==> flow/design.v <==
parameter ADD     = 4'b0000;
parameter SUB     = 4'b0001;
parameter AND     = 4'b0010;
parameter OR      = 4'b0011;
parameter XOR     = 4'b0100;
parameter NOT     = 4'b0101;
parameter MOV     = 4'b0110;
parameter NOP     = 4'b0111;
parameter LOAD    = 4'b1000;
parameter STORE   = 4'b1001;
parameter LOAD_IM = 4'b1010;
parameter BRN_Z   = 4'b1011;
parameter BRN_N   = 4'b1100;
parameter BRN_O   = 4'b1101;
parameter BRN     = 4'b1110;
module ALU  #(parameter N = 8) (
    input logic clk, arstn, rst, en,
    input logic [2:0] OP, 
    input logic signed [N-1:0] A, 
    input logic signed [N-1:0] B, 
    output logic  [2:0] ONZ,
    output logic signed [N-1:0] Result 
);
logic [2:0] temp_ONZ;
logic signed [N-1:0] temp_result;
always_comb begin
    logic Overflow;
    Overflow = 1'b0;
    case (OP)
        3'b000: begin  
            {Overflow, temp_result} = A + B;
            temp_ONZ[2] = Overflow ^ temp_result[N-1];
            temp_ONZ[1] = temp_result[N-1];
            temp_ONZ[0] = &(~temp_result);
        end
        3'b001: begin  
            {Overflow, temp_result} = A - B;
            temp_ONZ[2] = Overflow ^ temp_result[N-1];
            temp_ONZ[1] = temp_result[N-1];
            temp_ONZ[0] = &(~temp_result);
        end
        3'b010: begin  
            temp_result = A & B;
            temp_ONZ[2] = 0;
            temp_ONZ[1] = temp_result[N-1];
            temp_ONZ[0] = &(~temp_result);
        end
        3'b011: begin  
            temp_result = A | B;
            temp_ONZ[2] = 0;
            temp_ONZ[1] = temp_result[N-1];
            temp_ONZ[0] = &(~temp_result);
        end
        3'b100 : begin  
            temp_result = A ^ B;
            temp_ONZ[2] = 0;
            temp_ONZ[1] = temp_result[N-1];
            temp_ONZ[0] = &(~temp_result);
            end
        3'b101 : begin  
            {Overflow, temp_result} = A + 1;
            temp_ONZ[2] = Overflow ^ temp_result[N-1];
            temp_ONZ[1] = temp_result[N-1];
            temp_ONZ[0] = &(~temp_result);
            end
        3'b110 : begin  
            temp_result = A;
            temp_ONZ[2] = 0;
            temp_ONZ[1] = temp_result[N-1];
            temp_ONZ[0] = &(~temp_result);      
            end
        3'b111 : begin  
            temp_result = B;
            temp_ONZ[2] = 0;
            temp_ONZ[1] = temp_result[N-1];
            temp_ONZ[0] = &(~temp_result);
            end
        default: begin
            temp_ONZ = 3'h0;
            temp_result = 0;
        end
    endcase
end
always_ff @(posedge clk or negedge arstn) begin
    if (!arstn) begin
        Result <= 0;
    end
    else begin
        Result <= temp_result;
    end
end
always_ff @(posedge clk or negedge arstn) begin
    if (!arstn) begin
        ONZ <= 0;
    end 
    else if (rst) begin
        ONZ <= 0;
    end 
    else if (en) begin
        ONZ <= temp_ONZ;
    end
end
endmodule
module RF  #(parameter N = 8, parameter addressBits = 2) ( 
    input logic clk,
    input logic rst_n,
    input logic selectDestinationA,
    input logic selectDestinationB,
    input logic [1:0] selectSource,
    input logic [addressBits-1:0] writeAddress,
    input logic write_en,
    input logic [addressBits-1:0] readAddressA,
    input logic [addressBits-1:0] readAddressB,
    input logic [N-1:0] A, 
    input logic [N-1:0] B, 
    input logic [N-1:0] C, 
    output logic [N-1:0] destination1A,
    output logic [N-1:0] destination2A,
    output logic [N-1:0] destination1B,
    output logic [N-1:0] destination2B
);
    logic [N-1:0] mem [(2**addressBits)-1:0];
    logic [N-1:0] sourceData;
    logic [N-1:0] readA, readB;
    always_ff @(posedge clk, negedge rst_n) begin
        if(!rst_n) begin
            for(int i = 0; i < 2**addressBits; i++) begin
                if (i == 1) begin
                    mem[i] <= -1;
                end else begin
                    mem[i] <= 0;
                end
            end
        end else begin
            for(int i = 0; i < 2**addressBits; i++) begin
                if(write_en && writeAddress == i) begin
                    mem[i] <= sourceData;
                end
            end
        end
    end
    always_comb begin
        case (selectSource)
            2'b00: sourceData = A;
            2'b01: sourceData = B;
            2'b10: sourceData = C;
            default: sourceData = 0;
        endcase
        readA = 0;
        readB = 0;
        for(int i = 0; i < 2**addressBits; i++) begin
            if(readAddressA == i) begin
                readA = mem[i];
            end
            if(readAddressB == i) begin
                readB = mem[i];
            end
        end
        if(selectDestinationA) begin
            destination1A = 0;
            destination2A = readA;
        end else begin
            destination1A = readA;
            destination2A = 0;
        end
        if(selectDestinationB) begin
            destination1B = 0;
            destination2B = readB;
        end else begin
            destination1B = readB;
            destination2B = 0;
        end
    end
endmodule
module FSM #(
  parameter M = 4,  
  parameter N = 4,  
  parameter P = 6   
) (
  input  logic clk,
  input  logic rst_n,
  output logic ov_warning,
  output logic [  1:0] select_source,
  output logic [M-1:0] write_address,
  output logic             write_en,
  output logic [M-1:0] read_address_A, read_address_B,
  output logic select_destination_A, select_destination_B,
  output logic [N-1:0] immediate_value,
  output logic [2:0] OP,
  output logic       s_rst,
  input  logic [2:0] ONZ,
  output logic enable,
  input  logic [4+2*M-1:0] instruction_in,
  output logic              en_read_instr,
  output logic [P-1:0] read_address_instr,
  output logic SRAM_readEnable,
  output logic SRAM_writeEnable
);
parameter ADD     = 4'b0000;
parameter SUB     = 4'b0001;
parameter AND     = 4'b0010;
parameter OR      = 4'b0011;
parameter XOR     = 4'b0100;
parameter NOT     = 4'b0101;
parameter MOV     = 4'b0110;
parameter NOP     = 4'b0111;
parameter LOAD    = 4'b1000;
parameter STORE   = 4'b1001;
parameter LOAD_IM = 4'b1010;
parameter BRN_Z   = 4'b1011;
parameter BRN_N   = 4'b1100;
parameter BRN_O   = 4'b1101;
parameter BRN     = 4'b1110;
enum logic [1:0] { idle = 2'b11, fetch = 2'b00, decode = 2'b01, execute= 2'b10} state, next;
logic [  P-1:0] PC     ;
logic [  P-1:0] PC_next;
logic           ov     ;
logic           ov_reg ;
logic [2*M-1:0] offset ;
logic [3:0]       instruction_code;
logic [M-1:0]     ra, rb;
logic [2:0]       ONZ_next, ONZ_reg;
logic [4+2*M-1:0] instruction_next, instruction_reg;
assign ov_warning = ov_reg;
always @(posedge clk, negedge rst_n) begin
  if (!rst_n) begin
    state <= idle;
  end else begin
    state <= next;
  end
end
always_comb begin
  case (state)
    idle:    next = ov_reg ? idle : fetch;
    fetch:   next = decode;
    decode:  next = execute;
    execute: next = ov ? idle : fetch;
    default: next = idle;
  endcase
end
always_comb begin
  instruction_code     = 0;
  read_address_instr   = PC;
  en_read_instr        = 0;
  enable               = 0;
  read_address_A       = 0;
  read_address_B       = 0;
  OP                   = 0;
  select_destination_A = 0;
  select_destination_B = 0;
  SRAM_readEnable      = 0;
  SRAM_writeEnable     = 0;
  select_source        = 0;
  immediate_value      = 0;
  write_address        = 0;
  write_en             = 0;
  s_rst                = 0;
  PC_next              = PC;
  ONZ_next             = 0;
  ov                   = ov_reg;
  offset               = 1;
  ra                   = 0;
  rb                   = 0;
  instruction_next     = instruction_reg;
  case (state)
    idle: begin
      select_source        = 2'b00;
      write_address        = 0;
      write_en             = 1'b0;
      read_address_A       = 0;    
      read_address_B       = 0;
      select_destination_A = 1'b0;
      select_destination_B = 1'b0;
      immediate_value      = 0;
      OP                   = 3'b000;
      s_rst                = 1'b0;
      enable               = 1'b0;
      en_read_instr        = 1'b0;
      read_address_instr   = PC;
      offset               = 1;
      SRAM_readEnable      = 1'b0;
      SRAM_writeEnable     = 1'b0;
    end
    fetch: begin
      select_source        = 2'b00;
      write_address        = 0;
      write_en             = 1'b0;
      read_address_A       = 0;    
      read_address_B       = 0;
      select_destination_A = 1'b0;
      select_destination_B = 1'b0;
      immediate_value      = 0;
      OP                   = 3'b000;
      s_rst                = 1'b0;
      enable               = 1'b0;
      en_read_instr        = 1'b1;
      read_address_instr   = PC;
    end
    decode: begin 
      ONZ_next         = ONZ;
      instruction_next = instruction_in;
      instruction_code = instruction_in[4+2*M-1:2*M];
      ra               = instruction_in[2*M-1 : M];
      rb               = instruction_in[M-1:0];
      case (instruction_code)
        ADD, SUB, AND, OR, XOR     : begin
          read_address_A       = ra;    
          read_address_B       = rb;
          OP                   = instruction_code[2:0];
          enable               = 1'b1;
        end
        NOT     : begin
          read_address_A       = 1;    
          read_address_B       = rb;
          OP                   = 3'b100;
          enable               = 1'b1;
        end
        MOV     : begin
          read_address_A       = ra;    
          read_address_B       = rb;
          OP                   = 3'b111;
          enable               = 1'b1;
        end
        NOP     : begin
        end
        LOAD    : begin
          read_address_A       = ra;    
          read_address_B       = rb;
          select_destination_A = 1'b1;
          select_destination_B = 1'b1;
          SRAM_readEnable      = 1'b1;
        end
        STORE   : begin
          read_address_A       = rb;    
          read_address_B       = ra;
          select_destination_A = 1'b1;
          select_destination_B = 1'b1;
          SRAM_writeEnable     = 1'b1;
        end
        LOAD_IM : begin
          select_source        = 2'b10;
          write_address        = ra;
          write_en             = 1'b1;
          immediate_value      = $signed(rb);
        end
        BRN_Z, BRN_N, BRN_O, BRN : begin
          s_rst                = 1'b1;
        end
      endcase
    end
    execute: begin
      instruction_code = instruction_reg[4+2*M-1:2*M];
      ra               = instruction_reg[2*M-1 : M];
      rb               = instruction_reg[M-1:0];
      case (instruction_code)
        ADD, SUB, AND, OR, XOR, NOT, MOV: begin
          select_source        = 2'b00;
          write_address        = ra;
          write_en             = 1'b1;
          enable               = 1'b0;
          {ov,PC_next}         = PC+1;          
        end
        NOP     : begin
          {ov,PC_next}         = PC+1; 
        end
        LOAD    : begin
          select_source        = 2'b01;
          write_address        = ra;
          write_en             = 1'b1;
          {ov,PC_next}         = PC+1;
        end
        STORE   : begin
          {ov,PC_next}         = PC+1;
        end
        LOAD_IM : begin
          {ov,PC_next}         = PC+1;
        end
        BRN_Z   : begin
          s_rst = 0;
          if(ONZ_reg[0] == 1) 
            offset  = {ra, rb};
          else 
            offset = 1;
          if (offset[2*M-1]==1) begin
            {ov,PC_next} = PC - offset[2*M-2:0];
          end else begin
            {ov,PC_next} = PC + offset[2*M-2:0];
          end
        end
        BRN_N : begin
          s_rst = 0;
          if(ONZ_reg[1] == 1) 
            offset  = {ra, rb};
          else 
            offset = 1;
          if (offset[2*M-1]==1) begin
            {ov,PC_next} = PC - offset[2*M-2:0];
          end else begin
            {ov,PC_next} = PC + offset[2*M-2:0];
          end
        end
        BRN_O   : begin
          s_rst = 0;
          if(ONZ_reg[2] == 1) 
            offset  = {ra, rb};
          else 
            offset = 1;
          if (offset[2*M-1]==1) begin
            {ov,PC_next} = PC - offset[2*M-2:0];
          end else begin
            {ov,PC_next} = PC + offset[2*M-2:0];
          end
        end
        BRN     : begin
          s_rst  = 0;
          offset = {ra, rb};
          if (offset[2*M-1]==1) begin
            {ov,PC_next} = PC - offset[2*M-2:0];
          end else begin
            {ov,PC_next} = PC + offset[2*M-2:0];
          end
        end
      endcase
    end
  endcase
end
always_ff @(posedge clk, negedge rst_n) begin
  if (!rst_n) begin
    instruction_reg <= 0;
    ONZ_reg         <= 0;
    ov_reg          <= 0;
    PC              <= 0;
  end else begin
    instruction_reg <= instruction_next;
    ONZ_reg         <= ONZ_next;
    ov_reg          <= ov;
    PC              <= PC_next;
  end
end
endmodule
module microprocessor #(parameter N = 8, ROM_addressBits = 6, RF_addressBits = 3) (
  input  logic                           clk             ,
  input  logic                           rst_n           ,
  input  logic [ 3+2*(RF_addressBits):0] ROM_data        ,
  input  logic [                  N-1:0] SRAM_data       ,
  output logic                           overflowPC      ,
  output logic                           ROM_readEnable  ,
  output logic                           SRAM_readEnable ,
  output logic                           SRAM_writeEnable,
  output logic [    ROM_addressBits-1:0] ROM_address     ,
  output logic [(2**RF_addressBits)-1:0] SRAM_address    ,
  output logic [                  N-1:0] SRAM_data_in
);
  logic RF_selectDestA, RF_selectDestB, RF_writeEnable;
  logic [1:0] RF_selectSource;
  logic [RF_addressBits-1:0] RF_writeAddress, RF_readAddressA, RF_readAddressB;
  logic [N-1:0] RF_AluRes, RF_Im, RF_destAluA, RF_destAluB;
  RF #(.N(N), .addressBits(RF_addressBits)) rf (
    clk,
    rst_n,
    RF_selectDestA,
    RF_selectDestB,
    RF_selectSource,
    RF_writeAddress,
    RF_writeEnable,
    RF_readAddressA,
    RF_readAddressB,
    RF_AluRes, SRAM_data, RF_Im,
    RF_destAluA, SRAM_data_in, RF_destAluB, SRAM_address);
  logic ALU_rst, ALU_en;
  logic [2:0] ALU_OP, ALU_ONZ;
  ALU #(N) alu (
    clk,
    rst_n,
    ALU_rst,
    ALU_en,
    ALU_OP,
    RF_destAluA,
    RF_destAluB,
    ALU_ONZ,
    RF_AluRes
  );
  FSM #(.N(N), .M(RF_addressBits), .P(ROM_addressBits)) fsm (
    clk,
    rst_n,
    overflowPC,
    RF_selectSource,
    RF_writeAddress,
    RF_writeEnable,
    RF_readAddressA,
    RF_readAddressB,
    RF_selectDestA,
    RF_selectDestB,
    RF_Im,
    ALU_OP,
    ALU_rst,
    ALU_ONZ,
    ALU_en,
    ROM_data,
    ROM_readEnable,
    ROM_address,
    SRAM_readEnable,
    SRAM_writeEnable
  );
endmodule
--- tool output ---
Reports on microprocessor:

Module microprocessor before and after one edit of its RTL, step after step.
Lines under "before" count in the file above, lines under "after" in the edited file.
"difference" is "after" less "before", of the values as shown; "rel. change" is that difference over "before", in percent.
Not given: n/a

* top: microprocessor
* clock input: clk
* standard-cell library: sky130hd
* library corner: tt_025C_1v80

Diff:

The edit as a unified diff against the file above.
The edit is scripted, without regard to the design's behaviour, which it may alter; it was not made to optimise anything.

```diff
@@ -439,5 +439,5 @@
 end
 endmodule
-module microprocessor #(parameter N = 8, ROM_addressBits = 6, RF_addressBits = 3) (
+module microprocessor #(parameter N = 8, ROM_addressBits = 6, RF_addressBits = 4) (
   input  logic                           clk             ,
   input  logic                           rst_n           ,
```

Word level:

Source: Yosys, flattened and elaborated. Widths are those after wreduce. Registers that Yosys merges into a memory's read port (data or address) are not register bits. Print and check cells do not count. Equal cells are merged and count once.

Operators by class
* add/subtract/negate cells: before 12, after 12, difference 0, rel. change 0.00%
* eq/ne operators: before 61, after 85, difference +24, rel. change +39.34%
* multiplexer cells: before 78, after 94, difference +16, rel. change +20.51%
* bitwise gates (word level): before 15, after 15, difference 0, rel. change 0.00%
* reductions and logical operators: before 40, after 48, difference +8, rel. change +20.00%

Operators by type and width
* 8-bit two-way mux: before 21, after 46, difference +25, rel. change +119.05%
* 4-bit == test (second input constant): before 14, after 38, difference +24, rel. change +171.43%
* 3-bit == test (second input constant): before 16, after 4, difference -12, rel. change -75.00%
* 4-bit by 3-bit == test with 1-bit output (second input constant): before 7, after 19, difference +12, rel. change +171.43%
* 6-bit two-way mux: before 11, after 2, difference -9, rel. change -81.82%
* 1-bit logical AND: before 8, after 16, difference +8, rel. change +100.00%
* 3-bit by 2-bit == test with 1-bit output (second input constant): before 8, after 2, difference -6, rel. change -75.00%
* 4-bit by 2-bit == test with 1-bit output (second input constant): before 4, after 10, difference +6, rel. change +150.00%
* 6-bit by 5-bit adder with 7-bit output: before 4, after 0, difference -4, rel. change -100.00%
* 6-bit by 5-bit subtractor with 7-bit output: before 4, after 0, difference -4, rel. change -100.00%
* 6-bit by 7-bit adder with 7-bit output: before 0, after 4, difference +4
* 6-bit by 7-bit subtractor with 7-bit output: before 0, after 4, difference +4
* 3-bit case mux with 2-bit select: before 5, after 2, difference -3, rel. change -60.00%
* 3-bit by 1-bit == test with 1-bit output (second input constant): before 4, after 1, difference -3, rel. change -75.00%
* 3-bit logical NOT: before 4, after 1, difference -3, rel. change -75.00%
* 4-bit by 1-bit == test with 1-bit output (second input constant): before 2, after 5, difference +3, rel. change +150.00%
* 4-bit logical NOT: before 2, after 5, difference +3, rel. change +150.00%
* 4-bit case mux with 2-bit select: before 0, after 3, difference +3
* 3-bit two-way mux: before 4, after 2, difference -2, rel. change -50.00%
* 3-bit case mux with 3-bit select: before 3, after 1, difference -2, rel. change -66.67%
* 4-bit two-way mux: before 0, after 2, difference +2
* 4-bit case mux with 3-bit select: before 0, after 2, difference +2
* 10-bit two-way mux: before 1, after 0, difference -1, rel. change -100.00%
* 12-bit two-way mux: before 0, after 1, difference +1
* 1-bit two-way mux: before 8, after 8, difference 0, rel. change 0.00%
* 8-bit NOT: before 8, after 8, difference 0, rel. change 0.00%
* 8-bit AND reduction: before 8, after 8, difference 0, rel. change 0.00%
* 1-bit case mux with 2-bit select: before 7, after 7, difference 0, rel. change 0.00%

The list need not be complete.

Storage and ports
* register bits after elaboration: before 97, after 163, difference +66, rel. change +68.04%
* input port bits: before 20, after 22, difference +2, rel. change +10.00%
* output and inout bits: before 26, after 34, difference +8, rel. change +30.77%

Logic depth:

Yosys ltp: most cells in a row. Word level: on the elaborated netlist, between registers, memories and ports. Mapped: between sequential cells and ports; inverters and the memories' decode and read muxes count.

Depth
* depth after elaboration: before 20, after 28, difference +8, rel. change +40.00%
* ABC_AREA: before 0, after 0
* mapped depth: before 25, after 25, difference 0, rel. change 0.00%

After synthesis:

Yosys stat after the flow's synthesis: flattened, memories mapped to cells. It holds for the ABC_AREA given above (unset counts as 0); a run with the other value may have another netlist.

Cells by type
* sky130_fd_sc_hd__nor2_1: before 96, after 175, difference +79, rel. change +82.29%
* sky130_fd_sc_hd__dfrtp_1: before 90, after 156, difference +66, rel. change +73.33%
* sky130_fd_sc_hd__mux2_2: before 1, after 62, difference +61, rel. change +6100.00%
* sky130_fd_sc_hd__a21oi_1: before 115, after 166, difference +51, rel. change +44.35%
* sky130_fd_sc_hd__clkbuf_1: before 35, after 76, difference +41, rel. change +117.14%
* sky130_fd_sc_hd__o21ai_0: before 112, after 83, difference -29, rel. change -25.89%
* sky130_fd_sc_hd__nand2_1: before 154, after 176, difference +22, rel. change +14.29%
* sky130_fd_sc_hd__a211oi_1: before 6, after 26, difference +20, rel. change +333.33%
* sky130_fd_sc_hd__o211ai_1: before 3, after 16, difference +13, rel. change +433.33%
* sky130_fd_sc_hd__nand3_1: before 29, after 41, difference +12, rel. change +41.38%
* sky130_fd_sc_hd__buf_4: before 2, after 14, difference +12, rel. change +600.00%
* sky130_fd_sc_hd__inv_1: before 36, after 47, difference +11, rel. change +30.56%
* sky130_fd_sc_hd__mux2i_1: before 10, after 21, difference +11, rel. change +110.00%
* sky130_fd_sc_hd__nand2b_1: before 13, after 23, difference +10, rel. change +76.92%
* sky130_fd_sc_hd__o22ai_1: before 22, after 31, difference +9, rel. change +40.91%
* sky130_fd_sc_hd__nor3_1: before 18, after 27, difference +9, rel. change +50.00%
* sky130_fd_sc_hd__a31oi_1: before 13, after 21, difference +8, rel. change +61.54%
* sky130_fd_sc_hd__or2_2: before 4, after 12, difference +8, rel. change +200.00%

The list need not be complete.

Synthesis totals
* standard cells after synthesis: before 1103, after 1611, difference +508, rel. change +46.06%
* cell area after synthesis (µm²): before 8548.2, after 13244.0, difference +4695.8, rel. change +54.93%
* flip-flops: before 99, after 165, difference +66, rel. change +66.67%

The figures by module come from a second, unflattened synthesis with its own total; it is not the netlist above.

Second synthesis, totals
* cell total of the unflattened synthesis: before 1103, after 1692, difference +589, rel. change +53.40%
* area (unflattened synthesis) (µm²): before 9198.8, after 13624.3, difference +4425.5, rel. change +48.11%

Rows give one instance, submodules left out.

Modules, before
* RF: instances 1, cells 438, area 4011.3 µm²
* FSM: instances 1, cells 378, area 2936.6 µm²
* ALU (N=8): instances 1, cells 287, area 2250.9 µm²
* microprocessor: instances 1, cells 0, area 0.0 µm²

Modules, after
* RF: instances 1, cells 962, area 8079.0 µm²
* FSM: instances 1, cells 434, area 3230.6 µm²
* ALU (N=8): instances 1, cells 287, area 2250.9 µm²
* microprocessor: instances 1, cells 9, area 63.8 µm²

Worst setup path after synthesis:

Source: OpenSTA report_checks on the synthesized netlist (no wires, ideal clock, input and output delay 20% of the period each), path of least setup slack; recovery checks are left aside. Register names are those of the netlist, which keeps one name where synthesis merged equal registers.

Timing path post-synthesis
* kind: before input port to flip-flop, after input port to flip-flop
* from: before input port ROM_data[7], after input port ROM_data[11]
* to: before register alu.ONZ[0], after register alu.ONZ[1]
* clock period (ns): before 6.0, after 6.0, difference 0.0, rel. change 0.00%
* input delay (ns): before 1.200, after 1.200, difference 0.000, rel. change 0.00%
* library setup time (ns): before 0.103, after 0.130, difference +0.027
* arrival time (ns): before 5.107, after 5.423, difference +0.316, rel. change +6.19%
* data required time (ns): before 5.897, after 5.870, difference -0.027, rel. change -0.46%
* path slack (ns): before 0.790, after 0.447, difference -0.343
* delay of the path (ns): before 4.010, after 4.353, difference +0.343, rel. change +8.55%
* stages on the path: before 23, after 23, difference 0, rel. change 0.00%
* buffers on the path: before 3, after 2, difference -1, rel. change -33.33%
* period reached after synthesis (ns): before 5.21, after 5.553, difference +0.343, rel. change +6.58%

"delay of the path" = arrival - input delay + setup time.
"stages on the path": output pins that drive a net of the path, with the launching flip-flop's if there is one; two outputs of one cell count as two.
"period reached after synthesis" = period - worst setup slack (recovery checks aside). The figure is calculated, with input and output delays left at 20% of the set period.
The rows between start and end are the longest chain of elaborated cells between them; the timing report does not say that the signal goes this way. Where chains are equally long, one stands for them.
Each line given opens the expression or statement behind the cell; cells for indexed reads and writes are added by Yosys, which also makes memories of some case tables.
At most two assigning lines are given for a register; there are more.

On the way, post-synthesis, before:
* path through: sky130_fd_sc_hd__buf_4 sky130_fd_sc_hd__o21ai_2 sky130_fd_sc_hd__a2bb2o_1 sky130_fd_sc_hd__a22o_1 sky130_fd_sc_hd__clkbuf_1 sky130_fd_sc_hd__and3_1 sky130_fd_sc_hd__buf_2 sky130_fd_sc_hd__nand2_1 sky130_fd_sc_hd__nor2_1 sky130_fd_sc_hd__a311oi_1 sky130_fd_sc_hd__and2_1 sky130_fd_sc_hd__ha_1 sky130_fd_sc_hd__inv_1 sky130_fd_sc_hd__fa_1 sky130_fd_sc_hd__nor2b_1 sky130_fd_sc_hd__o21ai_0 sky130_fd_sc_hd__a21oi_1 sky130_fd_sc_hd__o31ai_1 sky130_fd_sc_hd__a21boi_0 sky130_fd_sc_hd__or4_1 sky130_fd_sc_hd__o21ai_0 sky130_fd_sc_hd__a22oi_1 sky130_fd_sc_hd__o41ai_2
* length of the longest elaborated chain: 20
* elaborated cells on any way between the ends: 99

RTL lines, path post-synthesis, before
* from (decl): line 444 `input  logic [ 3+2*(RF_addressBits):0] ROM_data        ,`
* 4-bit == test: line 305 `case (instruction_code)`
* 7-bit OR reduction
* 3-bit case mux with 3-bit select: line 305
* 3-bit case mux with 2-bit select: line 265 `case (state)`
* 3-bit logical NOT: line 152 `if(readAddressA == i) begin`
* 8-bit two-way mux (8 in a row): line 152
* 8-bit two-way mux: line 159 `if(selectDestinationA) begin`
* 8-bit by 2-bit adder with 9-bit output: line 61 `{Overflow, temp_result} = A + 1;`
* 8-bit NOT: line 64 `temp_ONZ[0] = &(~temp_result);`
* 8-bit AND reduction: line 64
* 1-bit case mux with 8-bit select: line 29 `case (OP)`
* 3-bit two-way mux: line 99 `else if (en) begin`
* 3-bit two-way mux: line 96 `else if (rst) begin`
* to (assign): line 97 `ONZ <= 0;`
* to (assign): line 100 `ONZ <= temp_ONZ;`
* to (decl): line 21 `output logic  [2:0] ONZ,`

On the way, post-synthesis, after:
* path through: sky130_fd_sc_hd__buf_4 sky130_fd_sc_hd__a21o_1 sky130_fd_sc_hd__nor2_1 sky130_fd_sc_hd__a21oi_4 sky130_fd_sc_hd__buf_2 sky130_fd_sc_hd__nor2_1 sky130_fd_sc_hd__a221oi_1 sky130_fd_sc_hd__a21oi_1 sky130_fd_sc_hd__nor3_1 sky130_fd_sc_hd__or3_1 sky130_fd_sc_hd__a31oi_1 sky130_fd_sc_hd__and2_1 sky130_fd_sc_hd__ha_1 sky130_fd_sc_hd__nor2b_1 sky130_fd_sc_hd__o21bai_1 sky130_fd_sc_hd__a21oi_1 sky130_fd_sc_hd__o21ai_0 sky130_fd_sc_hd__a21oi_1 sky130_fd_sc_hd__a211oi_1 sky130_fd_sc_hd__o31ai_1 sky130_fd_sc_hd__and2_1 sky130_fd_sc_hd__o41ai_1 sky130_fd_sc_hd__o21ai_1
* length of the longest elaborated chain: 26
* elaborated cells on any way between the ends: 115

RTL lines, path post-synthesis, after
* from (decl): line 444 `input  logic [ 3+2*(RF_addressBits):0] ROM_data        ,`
* 4-bit == test: line 305 `case (instruction_code)`
* 7-bit OR reduction
* 4-bit case mux with 3-bit select: line 305
* 4-bit case mux with 2-bit select: line 265 `case (state)`
* 4-bit logical NOT: line 152 `if(readAddressA == i) begin`
* 8-bit two-way mux (16 in a row): line 152
* 8-bit two-way mux: line 159 `if(selectDestinationA) begin`
* 8-bit by 2-bit adder with 9-bit output: line 61 `{Overflow, temp_result} = A + 1;`
* 1-bit case mux with 8-bit select: line 29 `case (OP)`
* 3-bit two-way mux: line 99 `else if (en) begin`
* 3-bit two-way mux: line 96 `else if (rst) begin`
* to (assign): line 97 `ONZ <= 0;`
* to (assign): line 100 `ONZ <= temp_ONZ;`
* to (decl): line 21 `output logic  [2:0] ONZ,`

Worst path after layout:

From the final timing report of each run of pair 1: the path of least setup slack in the routed layout; clock arrival at registers is part of the times.

Timing path after layout
* kind: before input port to output port, after input port to output port
* from: before input port ROM_data[6], after input port ROM_data[10]
* to: before output port SRAM_data_in[7], after output port SRAM_address[6]
* clock period (ns): before 6.0, after 6.0, difference 0.0, rel. change 0.00%
* input delay (ns): before 1.20, after 1.20, difference 0.00, rel. change 0.00%
* arrival time (ns): before 4.57, after 4.78, difference +0.21, rel. change +4.60%
* data required time (ns): before 4.80, after 4.80, difference 0.00, rel. change 0.00%
* path slack (ns): before 0.23, after 0.02, difference -0.21
* stages on the path: before 14, after 14, difference 0, rel. change 0.00%
* buffers on the path: before 6, after 6, difference 0, rel. change 0.00%

The rows between start and end are the longest chain of elaborated cells between them; the timing report does not say that the signal goes this way. Where chains are equally long, one stands for them.

On the way, after layout, before:
* path through: sky130_fd_sc_hd__clkdlybuf4s50_1 sky130_fd_sc_hd__buf_6 sky130_fd_sc_hd__o21ai_0 sky130_fd_sc_hd__a21oi_1 sky130_fd_sc_hd__a21o_2 sky130_fd_sc_hd__buf_4 sky130_fd_sc_hd__buf_4 sky130_fd_sc_hd__a21oi_1 sky130_fd_sc_hd__o21ai_0 sky130_fd_sc_hd__a32oi_1 sky130_fd_sc_hd__a311oi_1 sky130_fd_sc_hd__buf_4 sky130_fd_sc_hd__and2_1 sky130_fd_sc_hd__clkdlybuf4s50_1
* length of the longest elaborated chain: 14
* elaborated cells on any way between the ends: 32

RTL lines, path after layout, before
* from (decl): line 444 `input  logic [ 3+2*(RF_addressBits):0] ROM_data        ,`
* 4-bit == test: line 305 `case (instruction_code)`
* 7-bit OR reduction
* 3-bit case mux with 3-bit select: line 305
* 3-bit case mux with 2-bit select: line 265 `case (state)`
* 3-bit logical NOT: line 152 `if(readAddressA == i) begin`
* 8-bit two-way mux (8 in a row): line 152
* 8-bit two-way mux: line 159 `if(selectDestinationA) begin`
* to (decl): line 452 `output logic [                  N-1:0] SRAM_data_in`

On the way, after layout, after:
* path through: sky130_fd_sc_hd__clkdlybuf4s50_1 sky130_fd_sc_hd__buf_12 sky130_fd_sc_hd__o21ai_4 sky130_fd_sc_hd__buf_4 sky130_fd_sc_hd__a22oi_2 sky130_fd_sc_hd__buf_4 sky130_fd_sc_hd__and2_1 sky130_fd_sc_hd__a211oi_1 sky130_fd_sc_hd__a221o_1 sky130_fd_sc_hd__a21oi_1 sky130_fd_sc_hd__buf_4 sky130_fd_sc_hd__nor3_2 sky130_fd_sc_hd__nor2_1 sky130_fd_sc_hd__clkdlybuf4s50_1
* length of the longest elaborated chain: 22
* elaborated cells on any way between the ends: 48

RTL lines, path after layout, after
* from (decl): line 444 `input  logic [ 3+2*(RF_addressBits):0] ROM_data        ,`
* 4-bit == test: line 305 `case (instruction_code)`
* 8-bit OR reduction
* 4-bit case mux with 2-bit select: line 305
* 4-bit case mux with 2-bit select: line 265 `case (state)`
* 4-bit logical NOT: line 155 `if(readAddressB == i) begin`
* 8-bit two-way mux (16 in a row): line 155
* 8-bit two-way mux: line 166 `if(selectDestinationB) begin`
* to (decl): line 451 `output logic [(2**RF_addressBits)-1:0] SRAM_address    ,`

Layout results:

Runs of the flow (Yosys, OpenROAD) on both versions; the two runs of a pair have the same settings. The constraints put input and output delay at 20% of the set period each and load the outputs with 0.01 pF.

Flow settings, pair 1:
* CORE_UTILIZATION: 40
* period_ns: 6.0
* CAP_MARGIN: 20
* CORE_MARGIN: 2
* SLEW_MARGIN: 20

Final reports, pair 1
* chip area after synthesis (Yosys) (µm²): before 8548.2, after 13244.0, difference +4695.8, rel. change +54.93%
* full die area (µm²): before 22555.5, after 34581.1, difference +12025.6, rel. change +53.32%
* standard-cell area after routing (µm²): before 10009.6, after 17164.0, difference +7154.4, rel. change +71.48%
* utilization in the final report: before 0.476, after 0.528, difference +0.052
* setup slack of the worst path (ns): before 0.229, after 0.016, difference -0.213
* setup total negative slack (ns): before 0.000, after 0.000, difference 0.000
* worst hold slack in the final report (ns): before 0.438, after 0.465, difference +0.027
* total power of the final layout (µW): before 2481, after 4007, difference +1526, rel. change +61.51%

Flow settings, pair 2:
* CAP_MARGIN: 0
* CORE_UTILIZATION: 24
* GPL_TIMING_DRIVEN: 0
* PLACE_DENSITY_LB_ADDON: 0.21
* SLEW_MARGIN: 20
* period_ns: 5.74
* CORE_MARGIN: 2

Final reports, pair 2
* chip area after synthesis (Yosys) (µm²): before 8548.2, after 13244.0, difference +4695.8, rel. change +54.93%
* full die area (µm²): before 37142.9, after 57078.0, difference +19935.1, rel. change +53.67%
* standard-cell area after routing (µm²): before 10048.4, after 16351.9, difference +6303.5, rel. change +62.73%
* utilization in the final report: before 0.285, after 0.298, difference +0.013
* setup slack of the worst path (ns): before 0.226, after 0.096, difference -0.130
* setup total negative slack (ns): before 0.000, after 0.000, difference 0.000
* worst hold slack in the final report (ns): before 0.441, after 0.451, difference +0.010
* total power of the final layout (µW): before 2532, after 4146, difference +1614, rel. change +63.74%

By "total power of the final layout" is meant OpenSTA's value without simulated activity: inputs other than the clock are taken to toggle once in ten clock periods, and the tool carries that through the logic.
--- end ---
